==> flow/design.v <==
module ALU(
    input [31:0] rs1,
    input [31:0] rs2,
    input [3:0]  ALUControl,
    output logic [31:0] rd
);
localparam ADD  = 4'b0000;
localparam SUB  = 4'b1000;
localparam SLL  = 4'b0001;
localparam SLT  = 4'b0010;
localparam SLTU = 4'b0011;
localparam XOR  = 4'b0100;
localparam SRL  = 4'b0101;
localparam SRA  = 4'b1101;
localparam OR   = 4'b0110;
localparam AND  = 4'b0111;
always_comb begin
    unique case (ALUControl) 
        ADD: begin
            rd = rs1 + rs2;
        end
        SUB: begin
            rd = rs1 - rs2;
        end
        SLL: begin
            rd = $unsigned(rs1) << rs2[4:0];
        end
        SLT: begin
            rd = $signed(rs1) < $signed(rs2) ? 1 : 0;
        end
        SLTU: begin
            rd = $unsigned(rs1) < $unsigned(rs2) ? 1 : 0;
        end
        XOR: begin
            rd = rs1 ^ rs2;
        end
        SRL: begin
            rd = $unsigned(rs1) >> rs2[4:0];
        end
        SRA: begin
            rd = $signed(rs1) >>> rs2[4:0];
        end
        OR: begin
            rd = rs1 | rs2;
        end
        AND: begin
            rd = rs1 & rs2;
        end
        default: begin
            rd = 32'b0;
        end
    endcase
end
endmodule
module ALU_Control_Unit(
    input [1:0] ALUOp,
    input [6:0] funct7,
    input [2:0] funct3,
    output logic [3:0] ALUControl
);
localparam ADD  = 4'b0000;
localparam SUB  = 4'b1000;
localparam SLL  = 4'b0001;
localparam SLT  = 4'b0010;
localparam SLTU = 4'b0011;
localparam XOR  = 4'b0100;
localparam SRL  = 4'b0101;
localparam SRA  = 4'b1101;
localparam OR   = 4'b0110;
localparam AND  = 4'b0111;
always_comb begin
    unique case (ALUOp) 
        2'b00: begin
            ALUControl = ADD;
        end
        2'b01: begin
            ALUControl = SUB;
        end
        2'b10: begin
            ALUControl = {funct7[5], funct3};
        end
        2'b11: begin
            if (funct3 == 3'b101) begin         
                ALUControl = {funct7[5], funct3};
            end
            else begin
                ALUControl = {1'b0, funct3};
            end
        end
        default: begin
            ALUControl = ADD;
        end
    endcase
end
endmodule
module Control_Unit(
    input  logic [6:0]  opcode,
    output logic [1:0]  ALUOp,       
    output logic [1:0]  ALUSrcA,     
    output logic        ALUSrcB,            
    output logic        Branch,
    output logic        Jal,
    output logic        Jalr,
    output logic        MemWrite,
    output logic        MemRead,
    output logic [1:0]  ResultSrc,    
    output logic        RegWrite,
    output logic        FALUEnable          
);
always_comb begin
    ALUOp = 2'b00;
    ALUSrcA = 2'b00;
    ALUSrcB = 1'b0;
    Branch = 1'b0;
    Jal = 1'b0;
    Jalr = 1'b0;
    MemWrite = 1'b0;
    MemRead = 1'b0;
    ResultSrc = 2'b00;
    RegWrite = 1'b0;
    FALUEnable = 1'b0;
    case (opcode)
        7'b0110011: begin
            ALUOp = 2'b10;
            RegWrite = 1'b1;
        end
        7'b0000011: begin
            ALUSrcB = 1'b1;
            MemRead = 1'b1;
            ResultSrc = 2'b01;
            RegWrite = 1'b1;
        end
        7'b0010011: begin
            ALUOp = 2'b11;
            ALUSrcB = 1'b1;
            RegWrite = 1'b1;
        end
        7'b1100111: begin
            ALUSrcB = 1'b1;
            Jalr = 1'b1;
            ResultSrc = 2'b10;
            RegWrite = 1'b1;
        end
        7'b0100011: begin
            ALUSrcB = 1'b1;
            MemWrite = 1'b1;
        end
        7'b1100011: begin
            ALUOp = 2'b01;
            Branch = 1'b1;
        end
        7'b0010111: begin
            ALUSrcA = 2'b01;
            ALUSrcB = 1'b1;
            RegWrite = 1'b1;
        end
        7'b0110111: begin
            ALUSrcA = 2'b10;
            ALUSrcB = 1'b1;
            RegWrite = 1'b1;
        end
        7'b1101111: begin
            Jal = 1'b1;
            ResultSrc = 2'b10;
            RegWrite = 1'b1;
        end
    endcase
end
endmodule
module EX_MEM_Reg(
    input clk,
    input rst,
    input [31:0] EX_pc4,
    input [31:0] EX_alu_result,
    input [31:0] EX_rs2_data,
    input [4:0]  EX_rd,
    input [2:0]  EX_funct3,
    input        EX_MemWrite,
    input        EX_MemRead,
    input        EX_RegWrite,
    input [1:0]  EX_ResultSrc,
    output logic [31:0] MEM_pc4,
    output logic [31:0] MEM_alu_result,
    output logic [31:0] MEM_rs2_data,
    output logic [4:0]  MEM_rd,
    output logic [2:0]  MEM_funct3,
    output logic        MEM_MemWrite,
    output logic        MEM_MemRead,
    output logic        MEM_RegWrite,
    output logic [1:0]  MEM_ResultSrc
);
always_ff @(posedge clk or posedge rst) begin
    if (rst) begin
        MEM_pc4         <= 32'b0;
        MEM_alu_result  <= 32'b0;
        MEM_rs2_data    <= 32'b0;
        MEM_rd          <= 5'b0;
        MEM_funct3      <= 3'b0;
        MEM_MemWrite    <= 1'b0;
        MEM_MemRead     <= 1'b0;
        MEM_RegWrite    <= 1'b0;
        MEM_ResultSrc   <= 2'b0;
    end
    else begin
        MEM_pc4         <= EX_pc4;
        MEM_alu_result  <= EX_alu_result;
        MEM_rs2_data    <= EX_rs2_data;
        MEM_rd          <= EX_rd;
        MEM_funct3      <= EX_funct3;
        MEM_MemWrite    <= EX_MemWrite;
        MEM_MemRead     <= EX_MemRead;
        MEM_RegWrite    <= EX_RegWrite;
        MEM_ResultSrc   <= EX_ResultSrc;
    end
end
endmodule
module Forwarding_Unit(
    input [4:0] EX_rs1,
    input [4:0] EX_rs2,
    input [4:0] MEM_rd,
    input       MEM_RegWrite,
    input [4:0] WB_rd,
    input       WB_RegWrite,
    output logic [1:0] ForwardA,
    output logic [1:0] ForwardB
);
always_comb begin
    ForwardA = 2'b00;
    if (MEM_RegWrite && (MEM_rd != 5'b0) && (MEM_rd == EX_rs1)) begin
        ForwardA = 2'b01;
    end
    else if (WB_RegWrite && (WB_rd != 5'b0) && (WB_rd == EX_rs1)) begin
        ForwardA = 2'b10;
    end 
end
always_comb begin
    ForwardB = 2'b00;
    if (MEM_RegWrite && (MEM_rd != 5'b0) && (MEM_rd == EX_rs2)) begin
        ForwardB = 2'b01;
    end
    else if (WB_RegWrite && (WB_rd != 5'b0) && (WB_rd == EX_rs2)) begin
        ForwardB = 2'b10;
    end 
end
endmodule
module Hazard_Detection_Unit(
    input [4:0] ID_rs1,
    input [4:0] ID_rs2,
    input [4:0] EX_rd,
    input       EX_MemRead,
    input ID_Branch,
    input ID_take_branch,
    input ID_Jal,
    input ID_Jalr,
    input ID_Branch_Stall,
    output logic Stall,
    output logic IF_ID_flush,
    output logic ID_EX_flush
);
logic load_use_hazard;
always_comb begin
    load_use_hazard = 1'b0;
    if (EX_MemRead) begin
        if ((EX_rd == ID_rs1) || (EX_rd == ID_rs2)) begin
            if (EX_rd != 5'b0) begin
                load_use_hazard = 1'b1;
            end
        end
    end
end
logic control_hazard;
logic branch_hazard;     
logic jump_hazard;       
always_comb begin
    branch_hazard = 1'b0;
    jump_hazard = 1'b0;
    if (ID_Branch && ID_take_branch) begin
        branch_hazard = 1'b1;
    end
    if (ID_Jal || ID_Jalr) begin
        jump_hazard = 1'b1;
    end
    control_hazard = (branch_hazard || jump_hazard) && !Stall;
end
assign Stall = ID_Branch_Stall || load_use_hazard;
always_comb begin
    IF_ID_flush = 1'b0;
    if (control_hazard) begin
        IF_ID_flush = 1'b1;
    end
end
always_comb begin
    ID_EX_flush = 1'b0;
    if (Stall) begin
        ID_EX_flush = 1'b1;
    end
    if (branch_hazard && control_hazard) begin
        ID_EX_flush = 1'b1;
    end
end
endmodule
module ID_EX_Reg(
    input clk,
    input rst,
    input flush,
    input [31:0] ID_PC,
    input [31:0] ID_pc4,
    input [31:0] ID_rs1_data,
    input [31:0] ID_rs2_data,
    input [31:0] ID_imm,
    input [4:0] ID_rs1,
    input [4:0] ID_rs2,
    input [4:0] ID_rd,
    input [2:0] ID_funct3,
    input [3:0] ID_ALUControl,
    input [1:0] ID_ALUSrcA,
    input       ID_ALUSrcB,
    input       ID_MemWrite,
    input       ID_MemRead,
    input       ID_RegWrite,
    input [1:0] ID_ResultSrc,
    output logic [31:0] EX_PC,
    output logic [31:0] EX_pc4,
    output logic [31:0] EX_rs1_data,
    output logic [31:0] EX_rs2_data,
    output logic [31:0] EX_imm,
    output logic [4:0] EX_rs1,
    output logic [4:0] EX_rs2,
    output logic [4:0] EX_rd,
    output logic [2:0] EX_funct3,
    output logic [3:0] EX_ALUControl,
    output logic [1:0] EX_ALUSrcA,
    output logic       EX_ALUSrcB,
    output logic       EX_MemWrite,
    output logic       EX_MemRead,
    output logic       EX_RegWrite,
    output logic [1:0] EX_ResultSrc
);
always_ff @(posedge clk or posedge rst) begin
    if (rst) begin
        EX_PC       <= 32'b0;
        EX_pc4      <= 32'b0;
        EX_rs1_data <= 32'b0;
        EX_rs2_data <= 32'b0;
        EX_imm      <= 32'b0;
        EX_rs1      <= 5'b0;
        EX_rs2      <= 5'b0;
        EX_rd       <= 5'b0;
        EX_funct3   <= 3'b0;
        EX_ALUControl <= 4'b0;
        EX_ALUSrcA  <= 2'b0;
        EX_ALUSrcB  <= 1'b0;
        EX_MemWrite <= 1'b0;
        EX_MemRead  <= 1'b0;
        EX_RegWrite <= 1'b0;
        EX_ResultSrc <= 2'b0;
    end
    else if (flush) begin
        EX_PC       <= 32'b0;
        EX_pc4      <= 32'b0;
        EX_rs1_data <= 32'b0;
        EX_rs2_data <= 32'b0;
        EX_imm      <= 32'b0;
        EX_rs1      <= 5'b0;
        EX_rs2      <= 5'b0;
        EX_rd       <= 5'b0;
        EX_funct3   <= 3'b0;
        EX_ALUControl <= 4'b0;
        EX_ALUSrcA  <= 2'b0;
        EX_ALUSrcB  <= 1'b0;
        EX_MemWrite <= 1'b0;
        EX_MemRead  <= 1'b0;
        EX_RegWrite <= 1'b0;
        EX_ResultSrc <= 2'b0;
    end
    else begin
        EX_PC       <= ID_PC;
        EX_pc4      <= ID_pc4;
        EX_rs1_data <= ID_rs1_data;
        EX_rs2_data <= ID_rs2_data;
        EX_imm      <= ID_imm;
        EX_rs1      <= ID_rs1;
        EX_rs2      <= ID_rs2;
        EX_rd       <= ID_rd;
        EX_funct3   <= ID_funct3;
        EX_ALUControl <= ID_ALUControl;
        EX_ALUSrcA  <= ID_ALUSrcA;
        EX_ALUSrcB  <= ID_ALUSrcB;
        EX_MemWrite <= ID_MemWrite;
        EX_MemRead  <= ID_MemRead;
        EX_RegWrite <= ID_RegWrite;
        EX_ResultSrc <= ID_ResultSrc;
    end
end
endmodule
module ID_Forwarding_Unit(
    input [4:0] ID_rs1,
    input [4:0] ID_rs2,
    input       ID_Branch,       
    input       ID_Jalr,
    input [4:0] EX_rd,
    input       EX_RegWrite,
    input       EX_MemRead,
    input [4:0] MEM_rd,
    input       MEM_RegWrite,
    input       MEM_MemRead,
    input [4:0] WB_rd,
    input       WB_RegWrite,
    output logic [1:0] ID_ForwardA,
    output logic [1:0] ID_ForwardB,
    output logic ID_Branch_Stall
);
logic need_forwarding;
assign need_forwarding = ID_Branch || ID_Jalr;
always_comb begin
    ID_ForwardA = 2'b00;
    if (need_forwarding) begin
        if (MEM_RegWrite && (MEM_rd != 5'b0) && (MEM_rd == ID_rs1)) begin
            ID_ForwardA = 2'b01;
        end
        else if (WB_RegWrite && (WB_rd != 5'b0) && (WB_rd == ID_rs1)) begin
            ID_ForwardA = 2'b10;
        end
    end
end
always_comb begin
    ID_ForwardB = 2'b00;
    if (need_forwarding) begin
        if (MEM_RegWrite && (MEM_rd != 5'b0) && (MEM_rd == ID_rs2)) begin
            ID_ForwardB = 2'b01;
        end
        else if (WB_RegWrite && (WB_rd != 5'b0) && (WB_rd == ID_rs2)) begin
            ID_ForwardB = 2'b10;
        end
    end
end
always_comb begin
    ID_Branch_Stall = 1'b0;
    if (need_forwarding) begin
        if (EX_RegWrite && (EX_rd != 5'b0)) begin
            if ((EX_rd == ID_rs1) || (EX_rd == ID_rs2)) begin
                ID_Branch_Stall = 1'b1;
            end
        end
        if (MEM_MemRead && MEM_RegWrite && (MEM_rd != 5'b0)) begin
            if ((MEM_rd == ID_rs1) || (MEM_rd == ID_rs2)) begin
                ID_Branch_Stall = 1'b1;
            end
        end
    end
end
endmodule
module IF_ID_Reg(
    input clk,
    input rst,
    input stall,
    input flush,
    input [31:0] IF_PC,
    input [31:0] IF_pc4,
    input [31:0] IF_instr,
    output logic [31:0] ID_PC,
    output logic [31:0] ID_pc4,
    output logic [31:0] ID_instr
);
always_ff @(posedge clk or posedge rst) begin
    if (rst) begin
        ID_PC       <= 32'b0;
        ID_pc4      <= 32'b0;
        ID_instr    <= 32'h00000013;  
    end
    else if (flush) begin
        ID_PC       <= 32'b0;
        ID_pc4      <= 32'b0;
        ID_instr    <= 32'h00000013;
    end
    else if (!stall) begin
        ID_PC       <= IF_PC;
        ID_pc4      <= IF_pc4;
        ID_instr    <= IF_instr;
    end
end
endmodule
module MEM_WB_Reg(
    input clk,
    input rst,
    input [31:0] MEM_pc4,
    input [31:0] MEM_alu_result,
    input [31:0] MEM_load_data,
    input [4:0]  MEM_rd,
    input        MEM_RegWrite,
    input [1:0]  MEM_ResultSrc,
    output logic [31:0] WB_pc4,
    output logic [31:0] WB_alu_result,
    output logic [31:0] WB_load_data,
    output logic [4:0]  WB_rd,
    output logic        WB_RegWrite,
    output logic [1:0]  WB_ResultSrc
);
always_ff @(posedge clk or posedge rst) begin
    if (rst) begin
        WB_pc4          <= 32'b0;
        WB_alu_result   <= 32'b0;
        WB_load_data    <= 32'b0;
        WB_rd           <= 5'b0;
        WB_RegWrite     <= 1'b0;
        WB_ResultSrc    <= 2'b0;
    end
    else begin
        WB_pc4          <= MEM_pc4;
        WB_alu_result   <= MEM_alu_result;
        WB_load_data    <= MEM_load_data;
        WB_rd           <= MEM_rd;
        WB_RegWrite     <= MEM_RegWrite;
        WB_ResultSrc    <= MEM_ResultSrc;
    end
end
endmodule
module branch_decision(
    input       Branch,
    input [2:0] funct3,
    input       eq,
    input       lt,
    input       ltu,
    output logic take_branch
);
localparam BEQ  = 3'b000;
localparam BNE  = 3'b001;
localparam BLT  = 3'b100;
localparam BGE  = 3'b101;
localparam BLTU = 3'b110;
localparam BGEU = 3'b111;
always_comb begin
    if (!Branch) begin
        take_branch = 1'b0;
    end
    else begin
        case (funct3)
            BEQ: begin
                take_branch = eq;
            end
            BNE: begin
                take_branch = ~eq;
            end
            BLT: begin
                take_branch = lt;
            end
            BGE: begin
                take_branch = ~lt;
            end
            BLTU: begin
                take_branch = ltu;
            end
            BGEU: begin
                take_branch = ~ltu;
            end
            default: begin
                take_branch = 1'b0;
            end
        endcase
    end
end
endmodule
module comparator(
    input [31:0] rs1,
    input [31:0] rs2,
    output logic eq,
    output logic lt,
    output logic ltu
);
assign eq = (rs1 == rs2);
assign lt = ($signed(rs1) < $signed(rs2));
assign ltu = (rs1 < rs2);
endmodule
module imm_gen(
    input  logic [31:0] instr,
    output logic [31:0] imm
);
logic [6:0] opcode;
assign opcode = instr[6:0];
always_comb begin
    case(opcode) 
        7'b0000011, 7'b0010011, 7'b1100111: begin
            imm = {{20{instr[31]}}, instr[31:20]};
        end
        7'b0100011: begin
            imm = {{20{instr[31]}}, instr[31:25], instr[11:7]};
        end
        7'b1100011: begin
            imm = {{19{instr[31]}}, instr[31], instr[7], instr[30:25], instr[11:8], 1'b0};
        end
        7'b0010111, 7'b0110111: begin
            imm = {instr[31:12], 12'b0};
        end
        7'b1101111: begin
            imm = {{11{instr[31]}}, instr[31], instr[19:12], instr[20], instr[30:21], 1'b0};
        end
        default: begin
            imm = 32'b0;
        end
    endcase
end
endmodule
module load_data(
    input        MemRead,
    input [31:0] dm_rdata,
    input [2:0]  funct3,
    input [31:0] alu_result,
    output logic [31:0] load_data_final
);
localparam LW  = 3'b010;
localparam LB  = 3'b000;
localparam LH  = 3'b001;
localparam LBU = 3'b100;
localparam LHU = 3'b101;
always_comb begin
    load_data_final = 32'b0;
    if (MemRead) begin
        load_data_final = dm_rdata;
        case (funct3)
            LW: begin
                load_data_final = dm_rdata;
            end
            LB: begin
                case (alu_result[1:0]) 
                    2'b00: load_data_final = {{24{dm_rdata[7]}}, dm_rdata[7:0]};
                    2'b01: load_data_final = {{24{dm_rdata[15]}}, dm_rdata[15:8]};
                    2'b10: load_data_final = {{24{dm_rdata[23]}}, dm_rdata[23:16]};
                    2'b11: load_data_final = {{24{dm_rdata[31]}}, dm_rdata[31:24]};
                endcase
            end
            LH: begin
                case (alu_result[1])
                    1'b0: load_data_final = {{16{dm_rdata[15]}}, dm_rdata[15:0]};
                    1'b1: load_data_final = {{16{dm_rdata[31]}}, dm_rdata[31:16]};
                endcase
            end
            LBU: begin
                case (alu_result[1:0])
                    2'b00: load_data_final = {24'b0, dm_rdata[7:0]};
                    2'b01: load_data_final = {24'b0, dm_rdata[15:8]};
                    2'b10: load_data_final = {24'b0, dm_rdata[23:16]};
                    2'b11: load_data_final = {24'b0, dm_rdata[31:24]};
                endcase
            end 
            LHU: begin
                case(alu_result[1])
                    1'b0: load_data_final = {16'b0, dm_rdata[15:0]};
                    1'b1: load_data_final = {16'b0, dm_rdata[31:16]};
                endcase
            end
        endcase
    end
end
endmodule
module pc_mux(
    input [1:0]  PCSel,
    input [31:0] pc4,
    input [31:0] pc_imm,
    input [31:0] ALU_Result,
    output logic [31:0] pc_next
);
always_comb begin
    case (PCSel)
        2'b00: begin
            pc_next = pc4;
        end
        2'b01: begin
            pc_next = pc_imm;
        end
        2'b10: begin
            pc_next = {ALU_Result[31:1], 1'b0};
        end
        default: begin
            pc_next = pc4;
        end
    endcase
end
endmodule
module pc_select(
    input Branch,
    input take_branch,
    input Jal,
    input Jalr,
    output logic [1:0] PCSel
);
always_comb begin
    if (Jalr) begin
        PCSel = 2'b10;
    end
    else if (Jal) begin
        PCSel = 2'b01;
    end
    else if (Branch && take_branch) begin
        PCSel = 2'b01;
    end
    else begin
        PCSel = 2'b00;
    end
end
endmodule
module regfile(
    input logic clk,
    input  logic [4:0]  rs1_addr,
    input  logic [4:0]  rs2_addr,
    output logic [31:0] rs1_data,
    output logic [31:0] rs2_data,
    input  logic        we,
    input  logic [4:0]  rd_addr,
    input  logic [31:0] rd_data
);
logic [31:0] regs [31:0];
assign rs1_data = (rs1_addr == 5'b0) ? 32'b0 :
                  (we && (rd_addr == rs1_addr)) ? rd_data : regs[rs1_addr];
assign rs2_data = (rs2_addr == 5'b0) ? 32'b0 :
                  (we && (rd_addr == rs2_addr)) ? rd_data : regs[rs2_addr];
always_ff @(posedge clk) begin
    if (we && (rd_addr != 5'b0)) begin
        regs[rd_addr] <= rd_data;
    end
end
endmodule
module store_data(
    input [2:0]  funct3,
    input        MemWrite,
    input [31:0] rs2_data,
    input [31:0] alu_result,
    output logic [3:0]  dm_web,
    output logic [31:0] dm_wdata
);
localparam SW = 3'b010;
localparam SB = 3'b000;
localparam SH = 3'b001;
always_comb begin
    dm_wdata = 32'b0;
    dm_web = 4'b1111;
    if (MemWrite) begin
        case(funct3)
            SB: begin
                dm_wdata = {4{rs2_data[7:0]}};
                case (alu_result[1:0]) 
                    2'b00: dm_web = 4'b1110;
                    2'b01: dm_web = 4'b1101;
                    2'b10: dm_web = 4'b1011;
                    2'b11: dm_web = 4'b0111;
                endcase
            end
            SH: begin
                dm_wdata = {2{rs2_data[15:0]}};
                case (alu_result[1:0]) 
                    2'b00: dm_web = 4'b1100;
                    2'b10: dm_web = 4'b0011;
                    default: dm_web = 4'b1111;
                endcase
            end
            SW: begin
                dm_wdata = rs2_data;
                dm_web = 4'b0;
            end
            default: begin
                dm_wdata = rs2_data;
                dm_web = 4'b1111;
            end
        endcase
    end
end
endmodule
module CPU(
    input logic clk,
    input logic rst,
    output logic [31:0] im_addr,
    input  logic [31:0] im_rdata,     
    output logic [31:0] dm_addr,
    output logic [31:0] dm_wdata,    
    output logic [3:0]  dm_web,       
    input  logic [31:0] dm_rdata      
);
logic [31:0] IF_PC;
logic [31:0] IF_pc4;
logic [31:0] IF_PC_next;
logic [31:0] IF_instr;
logic [31:0] ID_PC;
logic [31:0] ID_pc4;
logic [31:0] ID_instr;
logic IF_ID_stall;
logic IF_ID_flush;
logic [6:0] ID_opcode;
logic [4:0] ID_rd;
logic [2:0] ID_funct3;
logic [4:0] ID_rs1;
logic [4:0] ID_rs2;
logic [6:0] ID_funct7;
logic [31:0] ID_rs1_data;
logic [31:0] ID_rs2_data;
logic [31:0] ID_imm;
logic [1:0] ID_ALUOp;
logic [1:0] ID_ALUSrcA;
logic ID_ALUSrcB;
logic ID_Branch;
logic ID_Jal;
logic ID_Jalr;
logic ID_MemWrite;
logic ID_MemRead;
logic ID_RegWrite;
logic [1:0] ID_ResultSrc;
logic [3:0] ID_ALUControl;
logic [31:0] ID_pc_imm;
logic [31:0] ID_jalr_target;
logic ID_eq;
logic ID_lt;
logic ID_ltu;
logic ID_take_branch;
logic [1:0] ID_PCSel;
logic [1:0] ID_ForwardA;
logic [1:0] ID_ForwardB;
logic [31:0] ID_forward_rs1;
logic [31:0] ID_forward_rs2;
logic ID_Branch_Stall;
logic ID_EX_flush;
logic [31:0] EX_PC;
logic [31:0] EX_pc4;
logic [31:0] EX_rs1_data;
logic [31:0] EX_rs2_data;
logic [31:0] EX_imm;
logic [4:0] EX_rs1;
logic [4:0] EX_rs2;
logic [4:0] EX_rd;
logic [2:0] EX_funct3;
logic [3:0] EX_ALUControl;
logic [1:0] EX_ALUSrcA;
logic EX_ALUSrcB;
logic EX_MemWrite;
logic EX_MemRead;
logic EX_RegWrite;
logic [1:0] EX_ResultSrc;
logic [31:0] EX_alu_in1;
logic [31:0] EX_alu_in2;
logic [31:0] EX_alu_result;
logic [1:0] ForwardA;
logic [1:0] ForwardB;
logic [31:0] EX_forward_rs1;
logic [31:0] EX_forward_rs2;
logic [31:0] MEM_pc4;
logic [31:0] MEM_alu_result;
logic [31:0] MEM_rs2_data;
logic [4:0] MEM_rd;
logic [2:0] MEM_funct3;
logic MEM_MemWrite;
logic MEM_MemRead;
logic MEM_RegWrite;
logic [1:0] MEM_ResultSrc;
logic [31:0] MEM_load_data;
logic [31:0] MEM_fwd_data;
logic [31:0] WB_pc4;
logic [31:0] WB_alu_result;
logic [31:0] WB_load_data;
logic [4:0] WB_rd;
logic WB_RegWrite;
logic [1:0] WB_ResultSrc;
logic [31:0] WB_write_data;
assign im_addr = IF_PC;
assign IF_instr = im_rdata;
assign IF_pc4 = IF_PC + 32'd4;
pc_mux u_pc_mux(
    .PCSel(ID_PCSel),
    .pc4(IF_pc4),
    .pc_imm(ID_pc_imm),
    .ALU_Result(ID_jalr_target),
    .pc_next(IF_PC_next)
);
always_ff @(posedge clk or posedge rst) begin
    if (rst) begin
        IF_PC <= 32'b0;
    end
    else if (!IF_ID_stall) begin
        IF_PC <= IF_PC_next;
    end
end
Hazard_Detection_Unit u_hazard_detection(
    .ID_rs1(ID_rs1),
    .ID_rs2(ID_rs2),
    .EX_rd(EX_rd),
    .EX_MemRead(EX_MemRead),
    .ID_Branch(ID_Branch),
    .ID_take_branch(ID_take_branch),
    .ID_Jal(ID_Jal),
    .ID_Jalr(ID_Jalr),
    .ID_Branch_Stall(ID_Branch_Stall),
    .Stall(IF_ID_stall),
    .IF_ID_flush(IF_ID_flush),
    .ID_EX_flush(ID_EX_flush)
);
IF_ID_Reg u_IF_ID_Reg(
    .clk(clk),
    .rst(rst),
    .stall(IF_ID_stall),
    .flush(IF_ID_flush),
    .IF_PC(IF_PC),
    .IF_pc4(IF_pc4),
    .IF_instr(IF_instr),
    .ID_PC(ID_PC),
    .ID_pc4(ID_pc4),
    .ID_instr(ID_instr)
);
assign ID_opcode = ID_instr[6:0];
assign ID_rd = ID_instr[11:7];
assign ID_funct3 = ID_instr[14:12];
assign ID_rs1 = ID_instr[19:15];
assign ID_rs2 = ID_instr[24:20];
assign ID_funct7 = ID_instr[31:25];
regfile u_regfile(
    .clk(clk),
    .rs1_addr(ID_rs1),
    .rs2_addr(ID_rs2),
    .rs1_data(ID_rs1_data),
    .rs2_data(ID_rs2_data),
    .we(WB_RegWrite),
    .rd_addr(WB_rd),
    .rd_data(WB_write_data)
);
imm_gen u_imm(
    .instr(ID_instr),
    .imm(ID_imm)
);
assign ID_pc_imm = ID_PC + ID_imm;
assign ID_jalr_target = ID_forward_rs1 + ID_imm;
ID_Forwarding_Unit u_id_forwarding(
    .ID_rs1(ID_rs1),
    .ID_rs2(ID_rs2),
    .ID_Branch(ID_Branch),
    .ID_Jalr(ID_Jalr),
    .EX_rd(EX_rd),
    .EX_RegWrite(EX_RegWrite),
    .EX_MemRead(EX_MemRead),
    .MEM_rd(MEM_rd),
    .MEM_RegWrite(MEM_RegWrite),
    .MEM_MemRead(MEM_MemRead),
    .WB_rd(WB_rd),
    .WB_RegWrite(WB_RegWrite),
    .ID_ForwardA(ID_ForwardA),
    .ID_ForwardB(ID_ForwardB),
    .ID_Branch_Stall(ID_Branch_Stall)
);
always_comb begin
    case (ID_ForwardA)
        2'b00: ID_forward_rs1 = ID_rs1_data;
        2'b01: ID_forward_rs1 = MEM_fwd_data;
        2'b10: ID_forward_rs1 = WB_write_data;
        default: ID_forward_rs1 = ID_rs1_data;
    endcase
end
always_comb begin
    case (ID_ForwardB)
        2'b00: ID_forward_rs2 = ID_rs2_data;
        2'b01: ID_forward_rs2 = MEM_fwd_data;
        2'b10: ID_forward_rs2 = WB_write_data;
        default: ID_forward_rs2 = ID_rs2_data;
    endcase
end
Control_Unit u_ctrl(
    .opcode(ID_opcode),
    .ALUOp(ID_ALUOp),
    .ALUSrcA(ID_ALUSrcA),
    .ALUSrcB(ID_ALUSrcB),
    .Branch(ID_Branch),
    .Jal(ID_Jal),
    .Jalr(ID_Jalr),
    .MemWrite(ID_MemWrite),
    .MemRead(ID_MemRead),
    .ResultSrc(ID_ResultSrc),
    .RegWrite(ID_RegWrite),
    .FALUEnable()
);
ALU_Control_Unit u_aluctrl(
    .ALUOp(ID_ALUOp),
    .funct7(ID_funct7),
    .funct3(ID_funct3),
    .ALUControl(ID_ALUControl)
);
comparator u_com(
    .rs1(ID_forward_rs1),
    .rs2(ID_forward_rs2),
    .eq(ID_eq),
    .lt(ID_lt),
    .ltu(ID_ltu)
);
branch_decision u_br_dec(
    .Branch(ID_Branch),
    .funct3(ID_funct3),
    .eq(ID_eq),
    .lt(ID_lt),
    .ltu(ID_ltu),
    .take_branch(ID_take_branch)
);
pc_select u_pc_sel(
    .Branch(ID_Branch),
    .take_branch(ID_take_branch),
    .Jal(ID_Jal),
    .Jalr(ID_Jalr),
    .PCSel(ID_PCSel)
);
ID_EX_Reg u_ID_EX_Reg(
    .clk(clk),
    .rst(rst),
    .flush(ID_EX_flush),
    .ID_PC(ID_PC),
    .ID_pc4(ID_pc4),
    .ID_rs1_data(ID_rs1_data),
    .ID_rs2_data(ID_rs2_data),
    .ID_imm(ID_imm),
    .ID_rs1(ID_rs1),
    .ID_rs2(ID_rs2),
    .ID_rd(ID_rd),
    .ID_funct3(ID_funct3),
    .ID_ALUControl(ID_ALUControl),
    .ID_ALUSrcA(ID_ALUSrcA),
    .ID_ALUSrcB(ID_ALUSrcB),
    .ID_MemWrite(ID_MemWrite),
    .ID_MemRead(ID_MemRead),
    .ID_RegWrite(ID_RegWrite),
    .ID_ResultSrc(ID_ResultSrc),
    .EX_PC(EX_PC),
    .EX_pc4(EX_pc4),
    .EX_rs1_data(EX_rs1_data),
    .EX_rs2_data(EX_rs2_data),
    .EX_imm(EX_imm),
    .EX_rs1(EX_rs1),
    .EX_rs2(EX_rs2),
    .EX_rd(EX_rd),
    .EX_funct3(EX_funct3),
    .EX_ALUControl(EX_ALUControl),
    .EX_ALUSrcA(EX_ALUSrcA),
    .EX_ALUSrcB(EX_ALUSrcB),
    .EX_MemWrite(EX_MemWrite),
    .EX_MemRead(EX_MemRead),
    .EX_RegWrite(EX_RegWrite),
    .EX_ResultSrc(EX_ResultSrc)
);
Forwarding_Unit u_forwarding(
    .EX_rs1(EX_rs1),
    .EX_rs2(EX_rs2),
    .MEM_rd(MEM_rd),
    .MEM_RegWrite(MEM_RegWrite),
    .WB_rd(WB_rd),
    .WB_RegWrite(WB_RegWrite),
    .ForwardA(ForwardA),
    .ForwardB(ForwardB)
);
always_comb begin
    case (ForwardA)
        2'b00: EX_forward_rs1 = EX_rs1_data;
        2'b01: EX_forward_rs1 = MEM_fwd_data;
        2'b10: EX_forward_rs1 = WB_write_data;
        default: EX_forward_rs1 = EX_rs1_data;
    endcase
end
always_comb begin
    case (ForwardB)
        2'b00: EX_forward_rs2 = EX_rs2_data;
        2'b01: EX_forward_rs2 = MEM_fwd_data;
        2'b10: EX_forward_rs2 = WB_write_data;
        default: EX_forward_rs2 = EX_rs2_data;
    endcase
end
always_comb begin
    case (EX_ALUSrcA) 
        2'b00: EX_alu_in1 = EX_forward_rs1;
        2'b01: EX_alu_in1 = EX_PC;
        2'b10: EX_alu_in1 = 32'b0;
        default: EX_alu_in1 = EX_forward_rs1;
    endcase
end
assign EX_alu_in2 = (EX_ALUSrcB) ? EX_imm : EX_forward_rs2;
ALU u_alu(
    .rs1(EX_alu_in1),
    .rs2(EX_alu_in2),
    .ALUControl(EX_ALUControl),
    .rd(EX_alu_result)
);
EX_MEM_Reg u_EX_MEM_Reg(
    .clk(clk),
    .rst(rst),
    .EX_pc4(EX_pc4),
    .EX_alu_result(EX_alu_result),
    .EX_rs2_data(EX_forward_rs2),
    .EX_rd(EX_rd),
    .EX_funct3(EX_funct3),
    .EX_MemWrite(EX_MemWrite),
    .EX_MemRead(EX_MemRead),
    .EX_RegWrite(EX_RegWrite),
    .EX_ResultSrc(EX_ResultSrc),
    .MEM_pc4(MEM_pc4),
    .MEM_alu_result(MEM_alu_result),
    .MEM_rs2_data(MEM_rs2_data),
    .MEM_rd(MEM_rd),
    .MEM_funct3(MEM_funct3),
    .MEM_MemWrite(MEM_MemWrite),
    .MEM_MemRead(MEM_MemRead),
    .MEM_RegWrite(MEM_RegWrite),
    .MEM_ResultSrc(MEM_ResultSrc)
);
assign dm_addr = MEM_alu_result;
assign MEM_fwd_data = (MEM_ResultSrc == 2'b10) ? MEM_pc4 : MEM_alu_result;
store_data u_store_data(
    .funct3(MEM_funct3),
    .MemWrite(MEM_MemWrite),
    .rs2_data(MEM_rs2_data),
    .alu_result(MEM_alu_result),
    .dm_web(dm_web),
    .dm_wdata(dm_wdata)
);
load_data u_load_data(
    .MemRead(MEM_MemRead),
    .dm_rdata(dm_rdata),
    .funct3(MEM_funct3),
    .alu_result(MEM_alu_result),
    .load_data_final(MEM_load_data)
);
MEM_WB_Reg u_MEM_WB_Reg(
    .clk(clk),
    .rst(rst),
    .MEM_pc4(MEM_pc4),
    .MEM_alu_result(MEM_alu_result),
    .MEM_load_data(MEM_load_data),
    .MEM_rd(MEM_rd),
    .MEM_RegWrite(MEM_RegWrite),
    .MEM_ResultSrc(MEM_ResultSrc),
    .WB_pc4(WB_pc4),
    .WB_alu_result(WB_alu_result),
    .WB_load_data(WB_load_data),
    .WB_rd(WB_rd),
    .WB_RegWrite(WB_RegWrite),
    .WB_ResultSrc(WB_ResultSrc)
);
always_comb begin
    case (WB_ResultSrc)
        2'b00: WB_write_data = WB_alu_result;
        2'b01: WB_write_data = WB_load_data;
        2'b10: WB_write_data = WB_pc4;
        default: WB_write_data = 32'b0;
    endcase
end
endmodule
* Tool chain data of CPU
What the tools print for CPU, step after step. Line numbers count from 1 in the design file above. Library cell names are shortened. The mark n/a stands for no value.
Design: top CPU, clock port clk, library sky130hd, corner tt_025C_1v80

* Elaborated design
Source: Yosys, flattened and elaborated, memories not mapped. Widths are those after wreduce. Registers that Yosys merges into a memory's read port (data or address) are not register bits. Print and check cells do not count. Memory sizes are those after Yosys's memory passes, which may raise the word count (mostly to a power of two), join words into wider ones and drop unused or constant bits.
Bit counts: register bits after elaboration 531, bits in writable memories 1024, memories 1, input port bits 66, output and inout bits 100, word-level cells 250
Operators by class: $add $sub $neg 5, $lt $le $gt $ge 4, equal/unequal tests 60, shift operators 3, mux-type cells 94, bitwise gates (word level) 7, reduce/logical cells 41
Memory list:
- u_regfile.regs | words 32, bits a word 32, rd ports 2, write ports 1, line 711 | logic [31:0] regs [31:0];
Operators with widths (count):
- 32-bit 2-to-1 mux | 20
- 32-bit case mux with 2-bit select | 9
- 32-bit case mux with 4-bit select | 3
- 32-bit case mux with 10-bit select | 1
- 32-bit case mux with 5-bit select | 1
- 32-bit less-than comparator | 4
- 32-bit adder | 3
- 32-bit case mux with 3-bit select | 1
- 5-bit == test | 10
- 32-bit by 3-bit adder with 32-bit output with constant B | 1
- 32-bit subtractor | 1
- 32-bit == test | 1
- 32-bit AND | 1
- 32-bit OR | 1
- 32-bit bitwise XOR | 1
- 32-bit by 5-bit << shifter with 32-bit output | 1
- 32-bit by 5-bit >> shifter with 32-bit output | 1
- 32-bit by 5-bit >>> shifter with 32-bit output | 1
- 4-bit case mux with 4-bit select | 2
- 1-bit 2-to-1 mux | 29
- 2-bit 2-to-1 mux | 14
- 2-bit == test with constant B | 12
- 7-bit by 6-bit == test with 1-bit output with constant B | 3
- 7-bit == test with constant B | 3
- 5-bit 2-to-1 mux | 4
- 1-bit logical AND | 18
- 2-bit by 1-bit == test with 1-bit output with constant B | 9
- 3-bit == test with constant B | 6
Not listed: further kinds 28, cells in them 53.

* Logic depth
Depth = most cells in a row (Yosys ltp): at word level without a register or memory, in the mapped netlist without a sequential cell, where the memories' decode and read muxes count.
Logic depth: depth in word-level cells 19, ABC_AREA 0, depth in mapped cells 31, mapped depth without buffers 23

* Synthesis result
The flow's flattened synthesis, as Yosys stat reports it; memories are mapped. The netlist is that of the ABC_AREA named above (0 if unset); the other value can give another one.
Mapped netlist: standard cells after synthesis 6323, cell area after synthesis 83314.9 um^2, area of sequential cells 43890.8 um^2, flip-flop cells 1549, buffer cells 484
Cell types:
- edfxtp_1 | count 1024, area in all 3.07E+04 um^2
- dfrtp_1 | count 522, area in all 1.31E+04 um^2
- mux4_2 | count 561, area in all 1.26E+04 um^2
- mux2i_1 | count 312, area in all 3.12E+03 um^2
- ha_1 | count 193, area in all 2.41E+03 um^2
- nand2_1 | count 502, area in all 1.88E+03 um^2
- nor2_1 | count 385, area in all 1.45E+03 um^2
- o21ai_0 | count 257, area in all 1.29E+03 um^2
- clkbuf_1 | count 320, area in all 1.2E+03 um^2
- a21oi_1 | count 228, area in all 1.14E+03 um^2
- and2_1 | count 170, area in all 1063.52 um^2
- mux2_2 | count 91, area in all 1.02E+03 um^2
- a221oi_1 | count 113, area in all 989.699 um^2
- xnor2_1 | count 94, area in all 823.29 um^2
- o211ai_1 | count 102, area in all 765.734 um^2
- o31ai_1 | count 89, area in all 668.141 um^2
- a21o_1 | count 84, area in all 630.605 um^2
- xor2_1 | count 59, area in all 516.746 um^2
Not listed: further types 89, cells in them 1217. By module: a second synthesis without flattening, with its own total; a netlist apart from the flattened one above.
Second synthesis, totals: cell total of the unflattened synthesis 6748, area (unflattened synthesis) 86546.8 um^2
Rows give one instance, submodules left out.
By module:
- regfile | times used 1, cells 2481, area 47833.4 um^2, sequential area 30749.5 um^2
- CPU | times used 1, cells 1376, area 9611.7 um^2, sequential area 800.8 um^2
- ALU | times used 1, cells 1268, area 8729.6 um^2, sequential area 0.0 um^2
- ID_EX_Reg | times used 1, cells 402, area 6407.4 um^2, sequential area 4754.6 um^2
- IF_ID_Reg | times used 1, cells 311, area 3921.3 um^2, sequential area 2406.1 um^2
- EX_MEM_Reg | times used 1, cells 110, area 2731.4 um^2, sequential area 2727.6 um^2
- MEM_WB_Reg | times used 1, cells 105, area 2606.2 um^2, sequential area 2602.5 um^2
- comparator | times used 1, cells 115, area 825.8 um^2, sequential area 0.0 um^2
- load_data | times used 1, cells 120, area 793.3 um^2, sequential area 0.0 um^2
- store_data | times used 1, cells 106, area 721.9 um^2, sequential area 0.0 um^2
- pc_mux | times used 1, cells 113, area 640.6 um^2, sequential area 0.0 um^2
- imm_gen | times used 1, cells 79, area 546.8 um^2, sequential area 0.0 um^2
- ID_Forwarding_Unit | times used 1, cells 54, area 436.7 um^2, sequential area 0.0 um^2
- Forwarding_Unit | times used 1, cells 34, area 257.7 um^2, sequential area 0.0 um^2
Further modules, not shown: 5.

* Path before layout
Path of least setup slack by OpenSTA after synthesis, without wires, with an ideal clock, recovery checks aside; 20% of the period is set as input and as output delay. Where synthesis merged equal registers, the netlist keeps one of their names.
Timing post-synthesis: path kind register -> register, from reg u_IF_ID_Reg.ID_instr[15], to reg IF_PC[30], clock period 8.5 ns, library setup time 0.135 ns, time at the first pin 0.000 ns, arrival time 6.228 ns, required time 8.365 ns, slack 2.137 ns, delay of the path 6.363 ns, stages on the path 24, path buffers 5, synthesis period reached 6.363 ns
"delay of the path" is the arrival time less input delay plus setup time. "stages on the path" counts driving pins, that of a launching flip-flop among them; a cell with two outputs on the path counts twice. "synthesis period reached" is the clock period less the worst setup slack; recovery checks do not enter. This is arithmetic on one report: input and output delays are still those of the set period (20% each). The rows between start and end are the longest chain of elaborated cells between them; the timing report does not say that the signal goes this way. Where chains are equally long, one stands for them. A line is the first line of the expression or statement that the cell stems from. Yosys adds cells for indexed reads and writes and turns some case tables into memories. A register here has more assigning lines than the two given.
Between the ends, post-synthesis: cells stage by stage dfrtp_1 > buf_2 > buf_4 > buf_4 > clkbuf_1 > buf_1 > mux4_2 > mux4_2 > nand2_1 > o211ai_1 > o211ai_1 > a21oi_1 > fa_1 > a211oi_1 > o21ai_1 > a311o_1 > o21a_1 > o31a_1 > o41ai_1 > o21ai_0 > o41a_1 > a31oi_1 > xor2_1 > o211ai_1, length of the longest elaborated chain 17, elaborated cells between the ends (all ways) 44, classes of those cells 2 x add/sub; 2 x compare; 8 x eq/ne; 20 x mux; 3 x logic; 8 x reduce/logical; 1 x memory
Ends and longest elaborated chain, post-synthesis:
- start: declaration | line 463 | output logic [31:0] ID_instr
- start: assignment | line 469 | ID_instr    <= 32'h00000013;
- start: assignment | line 479 | ID_instr    <= IF_instr;
- 5-bit == test | line 421 | else if (WB_RegWrite && (WB_rd != 5'b0) && (WB_rd == ID_rs1)) begin
- 1-bit logical AND | line 421
- 2-bit 2-to-1 mux | line 421
- 2-bit 2-to-1 mux | line 418 | if (MEM_RegWrite && (MEM_rd != 5'b0) && (MEM_rd == ID_rs1)) begin
- 2-bit 2-to-1 mux | line 417 | if (need_forwarding) begin
- 2-bit == test | line 944 | case (ID_ForwardA)
- 32-bit case mux with 2-bit select | line 944
- (+3 left out)
- 1-bit 2-to-1 mux | line 533 | if (!Branch) begin
- 1-bit logical AND | line 693 | else if (Branch && take_branch) begin
- 1-bit 2-to-1 mux | line 693
- 2-bit 2-to-1 mux | line 690 | else if (Jal) begin
- 2-bit 2-to-1 mux | line 687 | if (Jalr) begin
- 2-bit == test | line 663 | case (PCSel)
- 32-bit case mux with 2-bit select | line 663
- end: assignment | line 872 | IF_PC <= 32'b0;
- end: assignment | line 875 | IF_PC <= IF_PC_next;
- end: declaration | line 777 | logic [31:0] IF_PC;

* Timing after layout
Path of least setup slack in the final report of run A (OpenROAD, finished layout, wires in). Where an end is a register, its clock arrival counts in the times.
Timing after layout: path kind register -> register, from reg u_IF_ID_Reg.ID_instr[20], to reg IF_PC[6], clock period 4.6 ns, library setup time 0.12 ns, time at the first pin 0.82 ns, arrival time 6.83 ns, required time 5.29 ns, slack -1.54 ns, stages on the path 28, path buffers 9
The rows between start and end are the longest chain of elaborated cells between them; the timing report does not say that the signal goes this way. Where chains are equally long, one stands for them. A register here has more assigning lines than the two given.
Between the ends, after layout: cells stage by stage dfrtp_4 > buf_12 > buf_4 > buf_16 > mux4_2 > mux4_2 > mux2i_1 > buf_4 > nand2_1 > o211ai_1 > nor2_1 > a221oi_2 > buf_4 > ha_1 > a21o_1 > a211oi_2 > o21ai_2 > a221oi_2 > buf_4 > buf_4 > a21oi_1 > o21ai_2 > a31oi_4 > buf_12 > buf_6 > or2_4 > mux2_4 > o32a_1, length of the longest elaborated chain 17, elaborated cells between the ends (all ways) 44, classes of those cells 2 x add/sub; 2 x compare; 8 x eq/ne; 20 x mux; 3 x logic; 8 x reduce/logical; 1 x memory
Ends and longest elaborated chain, after layout:
- start: declaration | line 463 | output logic [31:0] ID_instr
- start: assignment | line 469 | ID_instr    <= 32'h00000013;
- start: assignment | line 479 | ID_instr    <= IF_instr;
- 5-bit == test | line 432 | else if (WB_RegWrite && (WB_rd != 5'b0) && (WB_rd == ID_rs2)) begin
- 1-bit logical AND | line 432
- 2-bit 2-to-1 mux | line 432
- 2-bit 2-to-1 mux | line 429 | if (MEM_RegWrite && (MEM_rd != 5'b0) && (MEM_rd == ID_rs2)) begin
- 2-bit 2-to-1 mux | line 428 | if (need_forwarding) begin
- 2-bit == test | line 952 | case (ID_ForwardB)
- 32-bit case mux with 2-bit select | line 952
- (+3 left out)
- 1-bit 2-to-1 mux | line 533 | if (!Branch) begin
- 1-bit logical AND | line 693 | else if (Branch && take_branch) begin
- 1-bit 2-to-1 mux | line 693
- 2-bit 2-to-1 mux | line 690 | else if (Jal) begin
- 2-bit 2-to-1 mux | line 687 | if (Jalr) begin
- 2-bit == test | line 663 | case (PCSel)
- 32-bit case mux with 2-bit select | line 663
- end: assignment | line 872 | IF_PC <= 32'b0;
- end: assignment | line 875 | IF_PC <= IF_PC_next;
- end: declaration | line 777 | logic [31:0] IF_PC;

Design CPU on sky130hd. What follows are 2 stored runs of the flow, each under its own settings; their order means nothing. The constraints put input and output delay at 20% of the set period each and load the outputs with 0.01 pF.
"achieved clock period": clock period set for the run, less the worst setup slack. It is reckoned from that one timing run; input and output delays stay at 20% of the period that was set.
By "worst setup path time" is meant the share of the clock period that the worst setup path is allowed (20% is reserved at inputs, 20% at outputs), minus its slack. Clock arrival times at its registers enter into it.
By "power" is meant OpenSTA's value without simulated activity: inputs other than the clock are taken to toggle once in ten clock periods, and the tool carries that through the logic.
[run A] settings: CORE_UTILIZATION=40, PLACE_DENSITY=0.6, period_ns=4.6, CAP_MARGIN=20, CORE_MARGIN=2, SLEW_MARGIN=20
[run A] result: chip area after synthesis (Yosys) 83314.9 um^2, die area 211954.0 um^2, standard-cell area of the final layout 107608.0 um^2, utilization 52.0 %, worst setup slack after layout -1.539 ns, total negative slack -433.178 ns, worst hold slack 0.317 ns, power 0.047634 W, achieved clock period 6.139 ns, worst setup path time 6.14 ns, worst setup path kind register -> register
[run B] settings: CELL_PAD_IN_SITES_DETAIL_PLACEMENT=1, CORE_UTILIZATION=40, CTS_CLUSTER_DIAMETER=323, HOLD_SLACK_MARGIN=0.25, MIN_ROUTING_LAYER=met2, PLACE_DENSITY_LB_ADDON=0.13, TNS_END_PERCENT=25, period_ns=12.2, CAP_MARGIN=20, CORE_MARGIN=2, SLEW_MARGIN=20
[run B] result: chip area after synthesis (Yosys) 83314.9 um^2, die area 211954.0 um^2, standard-cell area of the final layout 95146.3 um^2, utilization 45.9 %, worst setup slack after layout 2.542 ns, total negative slack 0.000 ns, worst hold slack 0.338 ns, power 0.0176 W, achieved clock period 9.658 ns, worst setup path time 9.66 ns, worst setup path kind register -> register
